==> flow/design.v <==
module two(clk, rst_n, in, valid_in, last_in, out, valid_out, last_out, ready);
	input wire clk, rst_n;
	input wire [32-1:0] in;
	input wire valid_in, last_in;
	output reg [32-1:0] out;
	output reg valid_out, last_out;
	output wire ready;
	reg [32-1:0] buff;
parameter [1:0] IDLE = 2'b00, S0 = 2'b01, S1 = 2'b10, S2 = 2'b11;
	reg [1:0] state;
	reg delay_last;
	wire we;
	wire S0_enable;
	wire S1_enable;
	wire S2_enable;
	wire S0toS1;
	wire S1toS2;
	wire S2toS1, S2toIDLE;
always @(posedge clk) begin
	if (!rst_n) begin
		state <= IDLE;
	end else begin
		case (state)
		IDLE : begin
			if (valid_in) begin
				state <= S0;
			end else begin
				state <= IDLE;
			end
		end
		S0 : begin
			if (S0toS1) begin
				state <= S1;
			end else begin
				state <= S0;
			end
		end
		S1 : begin
			if (S1toS2) begin
				state <= S2;
			end else begin
				state <= S1;
			end
		end
		S2 : begin
			if (S2toIDLE) begin
				state <= IDLE;
			end else if (S2toS1) begin
				state <= S1;
			end else begin
				state <= S2;
			end
		end
		endcase
	end
end
always @(posedge clk) begin
	if (!rst_n) begin
		buff <= 0;
		valid_out <= 0;
		last_out <= 0;
	end else begin
		if (S0_enable) begin
			buff <= in;
			valid_out <= 0;
			last_out <= 0;
		end else if (S1_enable) begin
			out <= (in > buff) ? in : buff;
			valid_out <= 1;
			last_out <= 0;
			buff <= (in > buff) ? buff : in;
		end else if (S2_enable) begin
			out <= buff;
			valid_out <= 1;
			last_out <= (S2toIDLE) ? 1 : 0;
			buff <= (we) ? in : buff;
		end else begin
			valid_out <= 0;
			last_out <= 0;
		end
	end
end
always @(posedge clk) begin
	if (!rst_n) begin
		delay_last <= 0;
	end else begin
		if (last_in) begin
			delay_last <= 1;
		end else if (S2toIDLE) begin
			delay_last <= 0;
		end else begin
			delay_last <= 0;
		end
	end
end
assign ready = (state != IDLE) & valid_in;
assign we = ready;
assign S0_enable = (state == S0) & we;
assign S1_enable = (state == S1) & we;
assign S2_enable = (state == S2);
assign S0toS1 = (state == S0) & we;
assign S1toS2 = (state == S1) & we;
assign S2toS1 = (state == S2) & we & !delay_last;
assign S2toIDLE = (state == S2) & delay_last;
endmodule
module four(clk, rst_n, in, valid_in, last_in, out, valid_out, last_out);
	input wire clk, rst_n;
	input wire [32-1:0] in;
	input wire valid_in, last_in;
	output reg [32-1:0] out;
	output reg valid_out, last_out;
	reg [32-1:0] fifo [4-1:0];
	reg [2-1:0] head;
	reg [1-1:0] tail0, tail1;
parameter [2:0] S0 = 3'b001, S1 = 3'b010, S2 = 3'b011, S3 = 3'b100, S4 = 3'b101;
	reg [2:0] state;
	reg delay_last;
	wire we;	 
	wire S0_enable, S1_enable, S2_enable, S3_enable, S4_enable;
	wire S0toS1;
	wire S1toS2, S1toS3;
	wire S2toS3, S2toS4;
	wire S3toS1, S3toS0;
	wire S4toS1, S4toS0;
	wire [32-1:0] mem0, mem1, mem2, mem3;
always @(posedge clk) begin
	if (!rst_n) begin
		state <= S0;
	end else begin
		case (state)
		S0 : begin
			if (S0toS1) begin
				state <= S1;
			end else begin
				state <= S0;
			end
		end
		S1 : begin
			if (S1toS2) begin
				state <= S2;
			end else if (S1toS3) begin
				state <= S3;
			end else begin
				state <= S1;
			end
		end
		S2 : begin
			if (S2toS3) begin
				state <= S3;
			end else if (S2toS4) begin
				state <= S4;
			end else begin
				state <= S2;
			end
		end
		S3 : begin
			if (S3toS1) begin
				state <= S1;
			end else if (S3toS0) begin
				state <= S0;
			end else begin
				state <= S3;
			end
		end
		S4 : begin
			if (S4toS1) begin
				state <= S1;
			end else if (S4toS0) begin
				state <= S0;
			end else begin
				state <= S4;
			end
		end
		endcase
	end
end
always @(posedge clk) begin
	if (!rst_n) begin
		head <= 0;
		tail0 <= 0;
		tail1 <= 0;
		valid_out <= 0;
		last_out <= 0;
	end else begin
		if (S0_enable) begin
			fifo[head] <= in;
			head <= head + 1;
		end
		else if (S1_enable) begin
			fifo[head] <= (in > fifo[tail0]) ? fifo[tail0] : in;
			out <= (in > fifo[tail0]) ? in : fifo[tail0];
			valid_out <= 1;
			last_out <= 0;
			head <= head + 1;
			tail0 <= (in > fifo[tail0]) ? tail0 : tail0 + 1;
			tail1 <= (in > fifo[tail0]) ? tail1 + 1 : tail1;
		end
		else if (S2_enable) begin
			fifo[head] <= in;
			out <= (fifo[tail1+2] > fifo[tail0]) ? fifo[tail1+2] : fifo[tail0];
			valid_out <= 1;
			last_out <= 0;
			head <= (we) ? head + 1 : head;
			tail0 <= (fifo[tail1+2] > fifo[tail0]) ? tail0 : tail0 + 1;
			tail1 <= (fifo[tail1+2] > fifo[tail0]) ? tail1 + 1 : tail1;
		end
		else if (S3_enable) begin
			fifo[head] <= in;
			out <= fifo[tail0];
			valid_out <= 1;
			last_out <= (S3toS0) ? 1 : 0;
			head <= (we && !delay_last) ? head + 1 : head;
			tail0 <= tail0 + 1;
		end
		else if (S4_enable) begin
			fifo[head] <= in;
			out <= fifo[tail1+2];
			valid_out <= 1;
			last_out <= (S4toS0) ? 1 : 0;
			head <= (we && !delay_last) ? head + 1 : head;
			tail1 <= tail1 + 1;
		end
		else begin
			valid_out <= 0;
			last_out <= 0;
		end
	end
end
always @(posedge clk) begin
	if (!rst_n) begin
		delay_last <= 0;
	end else begin
		if (last_in) begin
			delay_last <= 1;
		end else if (S3toS0 || S4toS0) begin
			delay_last <= 0;
		end else begin
			delay_last <= delay_last;
		end
	end
end
assign we = valid_in;
assign S0_enable = we & (state == S0);
assign S1_enable = (state == S1);
assign S2_enable = (state == S2);
assign S3_enable = (state == S3);
assign S4_enable = (state == S4);
assign S0toS1 = (state == S0) & (head == 1);
assign S1toS2 = (state == S1) & !(in > fifo[tail0]);
assign S1toS3 = (state == S1) & (in > fifo[tail0]) & (tail1 == 1);
assign S2toS3 = (state == S2) & (fifo[tail1+2] > fifo[tail0]) & (tail1 == 1);
assign S2toS4 = (state == S2) & !(fifo[tail1+2] > fifo[tail0]) & (tail0 == 1);
assign S3toS1 = (state == S3) & (tail0 == 1) & !delay_last;
assign S3toS0 = (state == S3) & (tail0 == 1) & delay_last;
assign S4toS1 = (state == S4) & (tail1 == 1) & !delay_last;
assign S4toS0 = (state == S4) & (tail1 == 1) & delay_last;
assign mem0 = fifo[0];
assign mem1 = fifo[1];
assign mem2 = fifo[2];
assign mem3 = fifo[3];
endmodule
module eight(clk, rst_n, in, valid_in, last_in, out, valid_out, last_out);
	input wire clk, rst_n;
	input wire [32-1:0] in;
	input wire valid_in, last_in;
	output reg [32-1:0] out;
	output reg valid_out, last_out;
	reg [32-1:0] fifo [8-1:0];
	reg [3-1:0] head;
	reg [2-1:0] tail0, tail1;
parameter [2:0] S0 = 3'b001, S1 = 3'b010, S2 = 3'b011, S3 = 3'b100, S4 = 3'b101;
	reg [2:0] state;
	reg delay_last;
	wire we;	 
	wire S0_enable, S1_enable, S2_enable, S3_enable, S4_enable;
	wire S0toS1;
	wire S1toS2, S1toS3;
	wire S2toS3, S2toS4;
	wire S3toS1, S3toS0;
	wire S4toS1, S4toS0;
	wire [32-1:0] mem0, mem1, mem2, mem3, mem4, mem5, mem6, mem7;
always @(posedge clk) begin
	if (!rst_n) begin
		state <= S0;
	end else begin
		case (state)
		S0 : begin
			if (S0toS1) begin
				state <= S1;
			end else begin
				state <= S0;
			end
		end
		S1 : begin
			if (S1toS2) begin
				state <= S2;
			end else if (S1toS3) begin
				state <= S3;
			end else begin
				state <= S1;
			end
		end
		S2 : begin
			if (S2toS3) begin
				state <= S3;
			end else if (S2toS4) begin
				state <= S4;
			end else begin
				state <= S2;
			end
		end
		S3 : begin
			if (S3toS1) begin
				state <= S1;
			end else if (S3toS0) begin
				state <= S0;
			end else begin
				state <= S3;
			end
		end
		S4 : begin
			if (S4toS1) begin
				state <= S1;
			end else if (S4toS0) begin
				state <= S0;
			end else begin
				state <= S4;
			end
		end
		endcase
	end
end
always @(posedge clk) begin
	if (!rst_n) begin
		head <= 0;
		tail0 <= 0;
		tail1 <= 0;
		valid_out <= 0;
		last_out <= 0;
	end else begin
		if (S0_enable) begin
			fifo[head] <= in;
			head <= head + 1;
		end
		else if (S1_enable) begin
			fifo[head] <= (in > fifo[tail0]) ? fifo[tail0] : in;
			out <= (in > fifo[tail0]) ? in : fifo[tail0];
			valid_out <= 1;
			last_out <= 0;
			head <= head + 1;
			tail0 <= (in > fifo[tail0]) ? tail0 : tail0 + 1;
			tail1 <= (in > fifo[tail0]) ? tail1 + 1 : tail1;
		end
		else if (S2_enable) begin
			fifo[head] <= in;
			out <= (fifo[tail1+4] > fifo[tail0]) ? fifo[tail1+4] : fifo[tail0];
			valid_out <= 1;
			last_out <= 0;
			head <= (we) ? head + 1 : head;
			tail0 <= (fifo[tail1+4] > fifo[tail0]) ? tail0 : tail0 + 1;
			tail1 <= (fifo[tail1+4] > fifo[tail0]) ? tail1 + 1 : tail1;
		end
		else if (S3_enable) begin
			fifo[head] <= in;
			out <= fifo[tail0];
			valid_out <= 1;
			last_out <= (S3toS0) ? 1 : 0;
			head <= (we && !delay_last) ? head + 1 : head;
			tail0 <= tail0 + 1;
		end
		else if (S4_enable) begin
			fifo[head] <= in;
			out <= fifo[tail1+4];
			valid_out <= 1;
			last_out <= (S4toS0) ? 1 : 0;
			head <= (we && !delay_last) ? head + 1 : head;
			tail1 <= tail1 + 1;
		end
		else begin
			valid_out <= 0;
			last_out <= 0;
		end
	end
end
always @(posedge clk) begin
	if (!rst_n) begin
		delay_last <= 0;
	end else begin
		if (last_in) begin
			delay_last <= 1;
		end else if (S3toS0 || S4toS0) begin
			delay_last <= 0;
		end else begin
			delay_last <= delay_last;
		end
	end
end
assign we = valid_in;
assign S0_enable = we & (state == S0);
assign S1_enable = (state == S1);
assign S2_enable = (state == S2);
assign S3_enable = (state == S3);
assign S4_enable = (state == S4);
assign S0toS1 = (state == S0) & (head == 3);
assign S1toS2 = (state == S1) & !(in > fifo[tail0]);
assign S1toS3 = (state == S1) & (in > fifo[tail0]) & (tail1 == 3);
assign S2toS3 = (state == S2) & (fifo[tail1+4] > fifo[tail0]) & (tail1 == 3);
assign S2toS4 = (state == S2) & !(fifo[tail1+4] > fifo[tail0]) & (tail0 == 3);
assign S3toS1 = (state == S3) & (tail0 == 3) & !delay_last;
assign S3toS0 = (state == S3) & (tail0 == 3) & delay_last;
assign S4toS1 = (state == S4) & (tail1 == 3) & !delay_last;
assign S4toS0 = (state == S4) & (tail1 == 3) & delay_last;
assign mem0 = fifo[0];
assign mem1 = fifo[1];
assign mem2 = fifo[2];
assign mem3 = fifo[3];
assign mem4 = fifo[4];
assign mem5 = fifo[5];
assign mem6 = fifo[6];
assign mem7 = fifo[7];
endmodule
module steen(clk, rst_n, in, valid_in, last_in, out, valid_out, last_out);
	input wire clk, rst_n;
	input wire [32-1:0] in;
	input wire valid_in, last_in;
	output reg [32-1:0] out;
	output reg valid_out, last_out;
	reg [32-1:0] fifo [16-1:0];
	reg [4-1:0] head;
	reg [3-1:0] tail0, tail1;
parameter [2:0] S0 = 3'b001, S1 = 3'b010, S2 = 3'b011, S3 = 3'b100, S4 = 3'b101;
	reg [2:0] state;
	reg delay_last;
	wire we;	 
	wire S0_enable, S1_enable, S2_enable, S3_enable, S4_enable;
	wire S0toS1;
	wire S1toS2, S1toS3;
	wire S2toS3, S2toS4;
	wire S3toS1, S3toS0;
	wire S4toS1, S4toS0;
	wire [32-1:0] mem0, mem1, mem2, mem3, mem4, mem5, mem6, mem7;
always @(posedge clk) begin
	if (!rst_n) begin
		state <= S0;
	end else begin
		case (state)
		S0 : begin
			if (S0toS1) begin
				state <= S1;
			end else begin
				state <= S0;
			end
		end
		S1 : begin
			if (S1toS2) begin
				state <= S2;
			end else if (S1toS3) begin
				state <= S3;
			end else begin
				state <= S1;
			end
		end
		S2 : begin
			if (S2toS3) begin
				state <= S3;
			end else if (S2toS4) begin
				state <= S4;
			end else begin
				state <= S2;
			end
		end
		S3 : begin
			if (S3toS1) begin
				state <= S1;
			end else if (S3toS0) begin
				state <= S0;
			end else begin
				state <= S3;
			end
		end
		S4 : begin
			if (S4toS1) begin
				state <= S1;
			end else if (S4toS0) begin
				state <= S0;
			end else begin
				state <= S4;
			end
		end
		endcase
	end
end
always @(posedge clk) begin
	if (!rst_n) begin
		head <= 0;
		tail0 <= 0;
		tail1 <= 0;
		valid_out <= 0;
		last_out <= 0;
	end else begin
		if (S0_enable) begin
			fifo[head] <= in;
			head <= head + 1;
		end
		else if (S1_enable) begin
			fifo[head] <= (in > fifo[tail0]) ? fifo[tail0] : in;
			out <= (in > fifo[tail0]) ? in : fifo[tail0];
			valid_out <= 1;
			last_out <= 0;
			head <= head + 1;
			tail0 <= (in > fifo[tail0]) ? tail0 : tail0 + 1;
			tail1 <= (in > fifo[tail0]) ? tail1 + 1 : tail1;
		end
		else if (S2_enable) begin
			fifo[head] <= in;
			out <= (fifo[tail1+8] > fifo[tail0]) ? fifo[tail1+8] : fifo[tail0];
			valid_out <= 1;
			last_out <= 0;
			head <= (we) ? head + 1 : head;
			tail0 <= (fifo[tail1+8] > fifo[tail0]) ? tail0 : tail0 + 1;
			tail1 <= (fifo[tail1+8] > fifo[tail0]) ? tail1 + 1 : tail1;
		end
		else if (S3_enable) begin
			fifo[head] <= in;
			out <= fifo[tail0];
			valid_out <= 1;
			last_out <= (S3toS0) ? 1 : 0;
			head <= (we && !delay_last) ? head + 1 : head;
			tail0 <= tail0 + 1;
		end
		else if (S4_enable) begin
			fifo[head] <= in;
			out <= fifo[tail1+8];
			valid_out <= 1;
			last_out <= (S4toS0) ? 1 : 0;
			head <= (we && !delay_last) ? head + 1 : head;
			tail1 <= tail1 + 1;
		end
		else begin
			valid_out <= 0;
			last_out <= 0;
		end
	end
end
always @(posedge clk) begin
	if (!rst_n) begin
		delay_last <= 0;
	end else begin
		if (last_in) begin
			delay_last <= 1;
		end else if (S3toS0 || S4toS0) begin
			delay_last <= 0;
		end else begin
			delay_last <= delay_last;
		end
	end
end
assign we = valid_in;
assign S0_enable = we & (state == S0);
assign S1_enable = (state == S1);
assign S2_enable = (state == S2);
assign S3_enable = (state == S3);
assign S4_enable = (state == S4);
assign S0toS1 = (state == S0) & (head == 7);
assign S1toS2 = (state == S1) & !(in > fifo[tail0]);
assign S1toS3 = (state == S1) & (in > fifo[tail0]) & (tail1 == 7);
assign S2toS3 = (state == S2) & (fifo[tail1+8] > fifo[tail0]) & (tail1 == 7);
assign S2toS4 = (state == S2) & !(fifo[tail1+8] > fifo[tail0]) & (tail0 == 7);
assign S3toS1 = (state == S3) & (tail0 == 7) & !delay_last;
assign S3toS0 = (state == S3) & (tail0 == 7) & delay_last;
assign S4toS1 = (state == S4) & (tail1 == 7) & !delay_last;
assign S4toS0 = (state == S4) & (tail1 == 7) & delay_last;
assign mem0 = fifo[0];
assign mem1 = fifo[1];
assign mem2 = fifo[2];
assign mem3 = fifo[3];
assign mem4 = fifo[4];
assign mem5 = fifo[5];
assign mem6 = fifo[6];
assign mem7 = fifo[7];
endmodule
module thtwo(clk, rst_n, in, valid_in, last_in, out, valid_out, last_out);
	input wire clk, rst_n;
	input wire [32-1:0] in;
	input wire valid_in, last_in;
	output reg [32-1:0] out;
	output reg valid_out, last_out;
	reg [32-1:0] fifo [32-1:0];
	reg [5-1:0] head;
	reg [4-1:0] tail0, tail1;
parameter [2:0] S0 = 3'b001, S1 = 3'b010, S2 = 3'b011, S3 = 3'b100, S4 = 3'b101;
	reg [2:0] state;
	reg delay_last;
	wire we;	 
	wire S0_enable, S1_enable, S2_enable, S3_enable, S4_enable;
	wire S0toS1;
	wire S1toS2, S1toS3;
	wire S2toS3, S2toS4;
	wire S3toS1, S3toS0;
	wire S4toS1, S4toS0;
	wire [32-1:0] mem0, mem1, mem2, mem3, mem4, mem5, mem6, mem7;
always @(posedge clk) begin
	if (!rst_n) begin
		state <= S0;
	end else begin
		case (state)
		S0 : begin
			if (S0toS1) begin
				state <= S1;
			end else begin
				state <= S0;
			end
		end
		S1 : begin
			if (S1toS2) begin
				state <= S2;
			end else if (S1toS3) begin
				state <= S3;
			end else begin
				state <= S1;
			end
		end
		S2 : begin
			if (S2toS3) begin
				state <= S3;
			end else if (S2toS4) begin
				state <= S4;
			end else begin
				state <= S2;
			end
		end
		S3 : begin
			if (S3toS1) begin
				state <= S1;
			end else if (S3toS0) begin
				state <= S0;
			end else begin
				state <= S3;
			end
		end
		S4 : begin
			if (S4toS1) begin
				state <= S1;
			end else if (S4toS0) begin
				state <= S0;
			end else begin
				state <= S4;
			end
		end
		endcase
	end
end
always @(posedge clk) begin
	if (!rst_n) begin
		head <= 0;
		tail0 <= 0;
		tail1 <= 0;
		valid_out <= 0;
		last_out <= 0;
	end else begin
		if (S0_enable) begin
			fifo[head] <= in;
			head <= head + 1;
		end
		else if (S1_enable) begin
			fifo[head] <= (in > fifo[tail0]) ? fifo[tail0] : in;
			out <= (in > fifo[tail0]) ? in : fifo[tail0];
			valid_out <= 1;
			last_out <= 0;
			head <= head + 1;
			tail0 <= (in > fifo[tail0]) ? tail0 : tail0 + 1;
			tail1 <= (in > fifo[tail0]) ? tail1 + 1 : tail1;
		end
		else if (S2_enable) begin
			fifo[head] <= in;
			out <= (fifo[tail1+16] > fifo[tail0]) ? fifo[tail1+16] : fifo[tail0];
			valid_out <= 1;
			last_out <= 0;
			head <= (we) ? head + 1 : head;
			tail0 <= (fifo[tail1+16] > fifo[tail0]) ? tail0 : tail0 + 1;
			tail1 <= (fifo[tail1+16] > fifo[tail0]) ? tail1 + 1 : tail1;
		end
		else if (S3_enable) begin
			fifo[head] <= in;
			out <= fifo[tail0];
			valid_out <= 1;
			last_out <= (S3toS0) ? 1 : 0;
			head <= (we && !delay_last) ? head + 1 : head;
			tail0 <= tail0 + 1;
		end
		else if (S4_enable) begin
			fifo[head] <= in;
			out <= fifo[tail1+16];
			valid_out <= 1;
			last_out <= (S4toS0) ? 1 : 0;
			head <= (we && !delay_last) ? head + 1 : head;
			tail1 <= tail1 + 1;
		end
		else begin
			valid_out <= 0;
			last_out <= 0;
		end
	end
end
always @(posedge clk) begin
	if (!rst_n) begin
		delay_last <= 0;
	end else begin
		if (last_in) begin
			delay_last <= 1;
		end else if (S3toS0 || S4toS0) begin
			delay_last <= 0;
		end else begin
			delay_last <= delay_last;
		end
	end
end
assign we = valid_in;
assign S0_enable = we & (state == S0);
assign S1_enable = (state == S1);
assign S2_enable = (state == S2);
assign S3_enable = (state == S3);
assign S4_enable = (state == S4);
assign S0toS1 = (state == S0) & (head == 15);
assign S1toS2 = (state == S1) & !(in > fifo[tail0]);
assign S1toS3 = (state == S1) & (in > fifo[tail0]) & (tail1 == 15);
assign S2toS3 = (state == S2) & (fifo[tail1+16] > fifo[tail0]) & (tail1 == 15);
assign S2toS4 = (state == S2) & !(fifo[tail1+16] > fifo[tail0]) & (tail0 == 15);
assign S3toS1 = (state == S3) & (tail0 == 15) & !delay_last;
assign S3toS0 = (state == S3) & (tail0 == 15) & delay_last;
assign S4toS1 = (state == S4) & (tail1 == 15) & !delay_last;
assign S4toS0 = (state == S4) & (tail1 == 15) & delay_last;
assign mem0 = fifo[0];
assign mem1 = fifo[1];
assign mem2 = fifo[2];
assign mem3 = fifo[3];
assign mem4 = fifo[4];
assign mem5 = fifo[5];
assign mem6 = fifo[6];
assign mem7 = fifo[7];
endmodule
module top(clk, rst_n, in, valid_in, last_in, out, valid_out, last_out, ready);
	input wire clk, rst_n;
	input wire [32-1:0] in;
	input wire valid_in, last_in;
	output wire [32-1:0] out;
	output wire valid_out, last_out;
	output wire ready;
	wire [32-1:0] out0, out1, out2, out3;
	wire valid_out0, valid_out1, valid_out2, valid_out3;
	wire last_out0, last_out1, last_out2, last_out3;
two tw0(.clk(clk), .rst_n(rst_n), .in(in), .valid_in(valid_in), .last_in(last_in), .out(out0), .valid_out(valid_out0), .last_out(last_out0), .ready(ready));
four f0(.clk(clk), .rst_n(rst_n), .in(out0), .valid_in(valid_out0), .last_in(last_out0), .out(out1), .valid_out(valid_out1), .last_out(last_out1));
eight e0(.clk(clk), .rst_n(rst_n), .in(out1), .valid_in(valid_out1), .last_in(last_out1), .out(out2), .valid_out(valid_out2), .last_out(last_out2));
steen s0(.clk(clk), .rst_n(rst_n), .in(out2), .valid_in(valid_out2), .last_in(last_out2), .out(out3), .valid_out(valid_out3), .last_out(last_out3));
thtwo t0(.clk(clk), .rst_n(rst_n), .in(out3), .valid_in(valid_out3), .last_in(last_out3), .out(out), .valid_out(valid_out), .last_out(last_out));
endmodule
# From RTL to reports: top
# What the tools print for top, step after step.
# Line numbers count from 1 in the design file above.
# Cell names lack the library's common part.
# The mark -- stands for no value.
[design]
top_module = "top"
clock_port = "clk"
lib = "sky130hd"
pvt_corner = "tt_025C_1v80"

# After elaboration
# Yosys after proc, flatten, opt, wreduce and memory -nomap, before mapping. Print and check cells are not counted. Equal cells are merged and count once.
# Yosys's memory passes give these memory sizes; they may raise the number of words (mostly to a power of two), join words into wider ones and drop unused or constant bits.
[op_classes]
n_addsub = 16
n_cmp = 9
n_eq = 58
n_mux = 386
n_logic = 89
reduce_and_logical = 70
[op_table]
columns = ["operator", "count"]
rows = [
  ["2-to-1 mux 32 bit", 132],
  ["> comparator 32 bit", 9],
  ["2-to-1 mux 3 bit", 52],
  ["2-to-1 mux 1 bit", 144],
  ["2-to-1 mux 4 bit", 20],
  ["bitwise AND 1 bit", 66],
  ["parallel mux 3 bit (select 5 bit)", 4],
  ["2-to-1 mux 2 bit", 26],
  ["nonzero test 5 bit", 8],
  ["2-to-1 mux 5 bit", 7],
  ["equality test 3 bit (second input constant)", 10],
  ["nonzero test 3 bit", 10],
  ["equality test 3 x 2 -> 1 bit (second input constant)", 9],
  ["inequality test 3 x 2 -> 1 bit (second input constant)", 8],
  ["AND reduction 5 bit", 4],
  ["AND reduction 3 bit", 6],
  ["bitwise OR 1 bit", 16],
  ["inequality test 2 bit (second input constant)", 8],
  ["inequality test 4 x 2 -> 1 bit (second input constant)", 4],
  ["AND reduction 4 bit", 4],
  ["nonzero test 4 bit", 4],
  ["logical NOT 1 bit", 13],
  ["nonzero test 2 bit", 6],
  ["equality test 3 x 1 -> 1 bit (second input constant)", 4],
  ["inequality test 3 x 1 -> 1 bit (second input constant)", 4],
  ["adder 4 x 1 -> 4 bit (second input constant)", 3],
  ["adder 3 x 1 -> 3 bit (second input constant)", 3],
  ["equality test 2 bit (second input constant)", 4],
]
# Other operator kinds: 20; their cells: 40.
[bits]
reg_bits = 255
ram_bits = 1920
clocked_rd_ports_x_width = 128
n_memories = 4
inputBits = 36
output_inout_bits = 35
word_cells = 670
[mem_list]
columns = ["name", "words", "width", "rd", "write_ports", "line", "text"]
rows = [
  ["t0.fifo", 32, 32, 2, 1, 588, "reg [32-1:0] fifo [32-1:0];"],
  ["s0.fifo", 16, 32, 2, 1, 428, "reg [32-1:0] fifo [16-1:0];"],
  ["e0.fifo", 8, 32, 2, 1, 268, "reg [32-1:0] fifo [8-1:0];"],
  ["f0.fifo", 4, 32, 2, 1, 112, "reg [32-1:0] fifo [4-1:0];"],
]

# Depth
# Depth = most cells in a row (Yosys ltp): at word level without a register or memory, in the mapped netlist without a sequential cell, where the memories' decode and read muxes count.
[logic_depth]
word_depth = 9
ABC_AREA = 1
depth_mapped = 28
ltp_nobuf = 25

# Synthesis result
# Yosys stat after the flow's synthesis: flattened, memories mapped to cells. It holds for the ABC_AREA given above (unset counts as 0); a run with the other value may have another netlist.
[types]
columns = ["type", "count", "area_total_um2"]
rows = [
  ["edfxtp_1", 2080, 6.25E+04],
  ["nand2_1", 1443, 5.42E+03],
  ["o21ai_0", 980, 4.9E+03],
  ["nor2_1", 1134, 4.26E+03],
  ["ha_1", 311, 3.89E+03],
  ["dfxtp_1", 113, 2262.17],
  ["nand3_1", 401, 2.01E+03],
  ["inv_1", 494, 1.85E+03],
  ["o221ai_1", 150, 1313.76],
  ["a21oi_1", 254, 1.27E+03],
  ["clkbuf_1", 323, 1.21E+03],
  ["o22ai_1", 190, 1188.64],
  ["buf_2", 112, 560.538],
  ["o32ai_1", 64, 560.538],
  ["nand4_1", 81, 506.736],
  ["o211ai_1", 65, 487.968],
  ["o21ai_1", 73, 365.35],
  ["a32oi_1", 28, 245.235],
]
# Not listed: further types 38, cells in them 254.
[mapped]
stdcells = 8550
area_um2 = 96420.0
seqArea_um2 = 64722.1
flip_flops = 2193
buf_cells = 482

# Worst setup path after synthesis
# Path of least setup slack by OpenSTA after synthesis, without wires, with an ideal clock, recovery checks aside; 20% of the period is set as input and as output delay. Where synthesis merged equal registers, the netlist keeps one of their names.
[synth_path]
path_kind = "input port to flip-flop"
start = "input port rst_n"
end = "register e0.out[0]"
tclk_ps = 8000
input_delay_ps = 1600
setup_time_ps = 470
launch_ps = 1600
t_arrival_ps = 4426
required_ps = 7530
path_slack_ps = 3103
delay_ps = 3296
path_stages = 3
n_path_buf = 1
synth_period_reached_ps = 4897
# "delay_ps" = arrival - input delay + setup time.
# "path_stages" counts driving pins, that of a launching flip-flop among them; a cell with two outputs on the path counts twice.
# "synth_period_reached_ps" is the clock period less the worst setup slack; recovery checks do not enter. This is arithmetic on one report: input and output delays are still those of the set period (20% each).
# The rows between start and end are the longest chain of elaborated cells between them; the timing report does not say that the signal goes this way. Where chains are equally long, one stands for them.
# Each line given opens the expression or statement behind the cell; cells for indexed reads and writes are added by Yosys, which also makes memories of some case tables.
# A register here has more assigning lines than the two given.
[synth_via]
path_cell_list = "clkinv_1 -> clkbuf_1 -> a211oi_1"
elab_chain_len = 1
cells_between = 1
cone_lines = 0
cone_classes = "reduce/logical (1)"
[synth_rtl]
columns = ["element", "line", "text"]
rows = [
  ["start: declaration", 743, "input wire clk, rst_n;"],
  ["AND reduction 3 bit", "--", ""],
  ["end: assignment", 347, "out <= (in > fifo[tail0]) ? in : fifo[tail0];"],
  ["end: assignment", 356, "out <= (fifo[tail1+4] > fifo[tail0]) ? fifo[tail1+4] : fifo[tail0];"],
  ["end: declaration", 266, "output reg [32-1:0] out;"],
]

# Worst path after layout
# Path of least setup slack in the final report of flow run A (OpenROAD, finished layout, wires in). Where an end is a register, its clock arrival counts in the times.
# The path's times are printed in steps of 10 ps; the period is the one set.
[layout_path]
path_kind = "input port to output port"
start = "input port valid_in"
end = "output port ready"
tclk_ps = 11000
input_delay_ps = 2200
out_delay_ps = 2200
launch_ps = 2200
t_arrival_ps = 4990
required_ps = 8800
path_slack_ps = 3810
path_stages = 6
n_path_buf = 4
# The rows between start and end are the longest chain of elaborated cells between them; the timing report does not say that the signal goes this way. Where chains are equally long, one stands for them.
[layout_via]
path_cell_list = "clkdlybuf4s50_1 -> nand2_1 -> nand2_1 -> clkbuf_1 -> buf_1 -> clkdlybuf4s50_1"
elab_chain_len = 1
cells_between = 1
cone_lines = 1
cone_classes = "logic (1)"
[layout_rtl]
columns = ["element", "line", "text"]
rows = [
  ["start: declaration", 745, "input wire valid_in, last_in;"],
  ["bitwise AND 1 bit", 96, "assign ready = (state != IDLE) & valid_in;"],
  ["end: declaration", 748, "output wire ready;"],
]

FLOW RESULTS
============

Settings and measured results of 4 stored flow runs for module top (sky130hd), not sorted in any way. The constraints put input and output delay at 20% of the set period each and load the outputs with 0.01 pF.
"achieved_period_ps" = clock period - worst setup slack. The figure is calculated, with input and output delays left at 20% of the set period.

# flow run A
==> flow/run.sh <==
#!/bin/bash
# the make line also repeats the synthesis and layout settings of config.mk as NAME=value (left out here)
make -C /OpenROAD-flow-scripts/flow DESIGN_CONFIG=/design/flow/config.mk WORK_HOME=/design/flow/orfs CLKGATE_MAP_FILE= finish
==> flow/config.mk <==
export PLATFORM = sky130hd
export DESIGN_NAME = top
export DESIGN_NICKNAME = top
export VERILOG_FILES = /design/flow/design.v
export SDC_FILE = /design/flow/constraint.sdc
export NUM_CORES = 4
export LEC_CHECK = 0
export ABC_AREA = 1
export CAP_MARGIN = 15
export CELL_PAD_IN_SITES_GLOBAL_PLACEMENT = 1
export CORE_ASPECT_RATIO = 1.68
export CORE_MARGIN = 2
export CORE_UTILIZATION = 57
export CTS_CLUSTER_DIAMETER = 196
export GPL_ROUTABILITY_DRIVEN = 0
export GPL_TIMING_DRIVEN = 0
export MIN_ROUTING_LAYER = met1
export PLACE_DENSITY_LB_ADDON = 0.09
export SETUP_SLACK_MARGIN = 1.01
export SLEW_MARGIN = 25
==> flow/constraint.sdc <==
create_clock -name core_clock -period 11.0 [get_ports {clk}]
set_input_delay 2.2000 -clock core_clock [delete_from_list [all_inputs] [get_ports {clk}]]
set_output_delay 2.2000 -clock core_clock [all_outputs]
set_load 0.01 [all_outputs]

==> flow run A: results <==
worstSetupSlack_ps=3812
achieved_period_ps=7188
layout_stdcell_area_um2=110137.0
post_synth_area_um2=96420.0
design_die_area_um2=172575.0

# flow run B
==> flow/run.sh <==
#!/bin/bash
# the make line also repeats the synthesis and layout settings of config.mk as NAME=value (left out here)
make -C /OpenROAD-flow-scripts/flow DESIGN_CONFIG=/design/flow/config.mk WORK_HOME=/design/flow/orfs CLKGATE_MAP_FILE= finish
==> flow/config.mk <==
export PLATFORM = sky130hd
export DESIGN_NAME = top
export DESIGN_NICKNAME = top
export VERILOG_FILES = /design/flow/design.v
export SDC_FILE = /design/flow/constraint.sdc
export NUM_CORES = 4
export LEC_CHECK = 0
export CAP_MARGIN = 30
export CELL_PAD_IN_SITES_DETAIL_PLACEMENT = 0
export CORE_MARGIN = 2
export CORE_UTILIZATION = 22
export CTS_CLUSTER_SIZE = 92
export SLEW_MARGIN = 20
==> flow/constraint.sdc <==
create_clock -name core_clock -period 5.46 [get_ports {clk}]
set_input_delay 1.0920 -clock core_clock [delete_from_list [all_inputs] [get_ports {clk}]]
set_output_delay 1.0920 -clock core_clock [all_outputs]
set_load 0.01 [all_outputs]

==> flow run B: results <==
worstSetupSlack_ps=334
achieved_period_ps=5126
layout_stdcell_area_um2=109798.0
post_synth_area_um2=93861.3
design_die_area_um2=431886.0

# flow run C
==> flow/run.sh <==
#!/bin/bash
# the make line also repeats the synthesis and layout settings of config.mk as NAME=value (left out here)
make -C /OpenROAD-flow-scripts/flow DESIGN_CONFIG=/design/flow/config.mk WORK_HOME=/design/flow/orfs CLKGATE_MAP_FILE= finish
==> flow/config.mk <==
export PLATFORM = sky130hd
export DESIGN_NAME = top
export DESIGN_NICKNAME = top
export VERILOG_FILES = /design/flow/design.v
export SDC_FILE = /design/flow/constraint.sdc
export NUM_CORES = 4
export LEC_CHECK = 0
export CAP_MARGIN = 20
export CORE_ASPECT_RATIO = 1.68
export CORE_MARGIN = 6
export CORE_UTILIZATION = 57
export CTS_CLUSTER_DIAMETER = 196
export SETUP_SLACK_MARGIN = -0.07
export SLEW_MARGIN = 25
==> flow/constraint.sdc <==
create_clock -name core_clock -period 8.0 [get_ports {clk}]
set_input_delay 1.6000 -clock core_clock [delete_from_list [all_inputs] [get_ports {clk}]]
set_output_delay 1.6000 -clock core_clock [all_outputs]
set_load 0.01 [all_outputs]

==> flow run C: results <==
worstSetupSlack_ps=2144
achieved_period_ps=5856
layout_stdcell_area_um2=104828.0
post_synth_area_um2=93861.3
design_die_area_um2=174881.0

# flow run D
==> flow/run.sh <==
#!/bin/bash
# the make line also repeats the synthesis and layout settings of config.mk as NAME=value (left out here)
make -C /OpenROAD-flow-scripts/flow DESIGN_CONFIG=/design/flow/config.mk WORK_HOME=/design/flow/orfs CLKGATE_MAP_FILE= finish
==> flow/config.mk <==
export PLATFORM = sky130hd
export DESIGN_NAME = top
export DESIGN_NICKNAME = top
export VERILOG_FILES = /design/flow/design.v
export SDC_FILE = /design/flow/constraint.sdc
export NUM_CORES = 4
export LEC_CHECK = 0
export CAP_MARGIN = 40
export CELL_PAD_IN_SITES_DETAIL_PLACEMENT = 2
export CELL_PAD_IN_SITES_GLOBAL_PLACEMENT = 3
export CORE_MARGIN = 2
export CORE_UTILIZATION = 38
export CTS_CLUSTER_SIZE = 21
export GPL_ROUTABILITY_DRIVEN = 0
export MIN_ROUTING_LAYER = met1
export PLACE_DENSITY = 0.95
export SETUP_SLACK_MARGIN = 1.2
export SLEW_MARGIN = 20
export TNS_END_PERCENT = 70
==> flow/constraint.sdc <==
create_clock -name core_clock -period 8.0 [get_ports {clk}]
set_input_delay 1.6000 -clock core_clock [delete_from_list [all_inputs] [get_ports {clk}]]
set_output_delay 1.6000 -clock core_clock [all_outputs]
set_load 0.01 [all_outputs]

==> flow run D: results <==
worstSetupSlack_ps=1325
achieved_period_ps=6675
layout_stdcell_area_um2=107677.0
post_synth_area_um2=93861.3
design_die_area_um2=250996.0
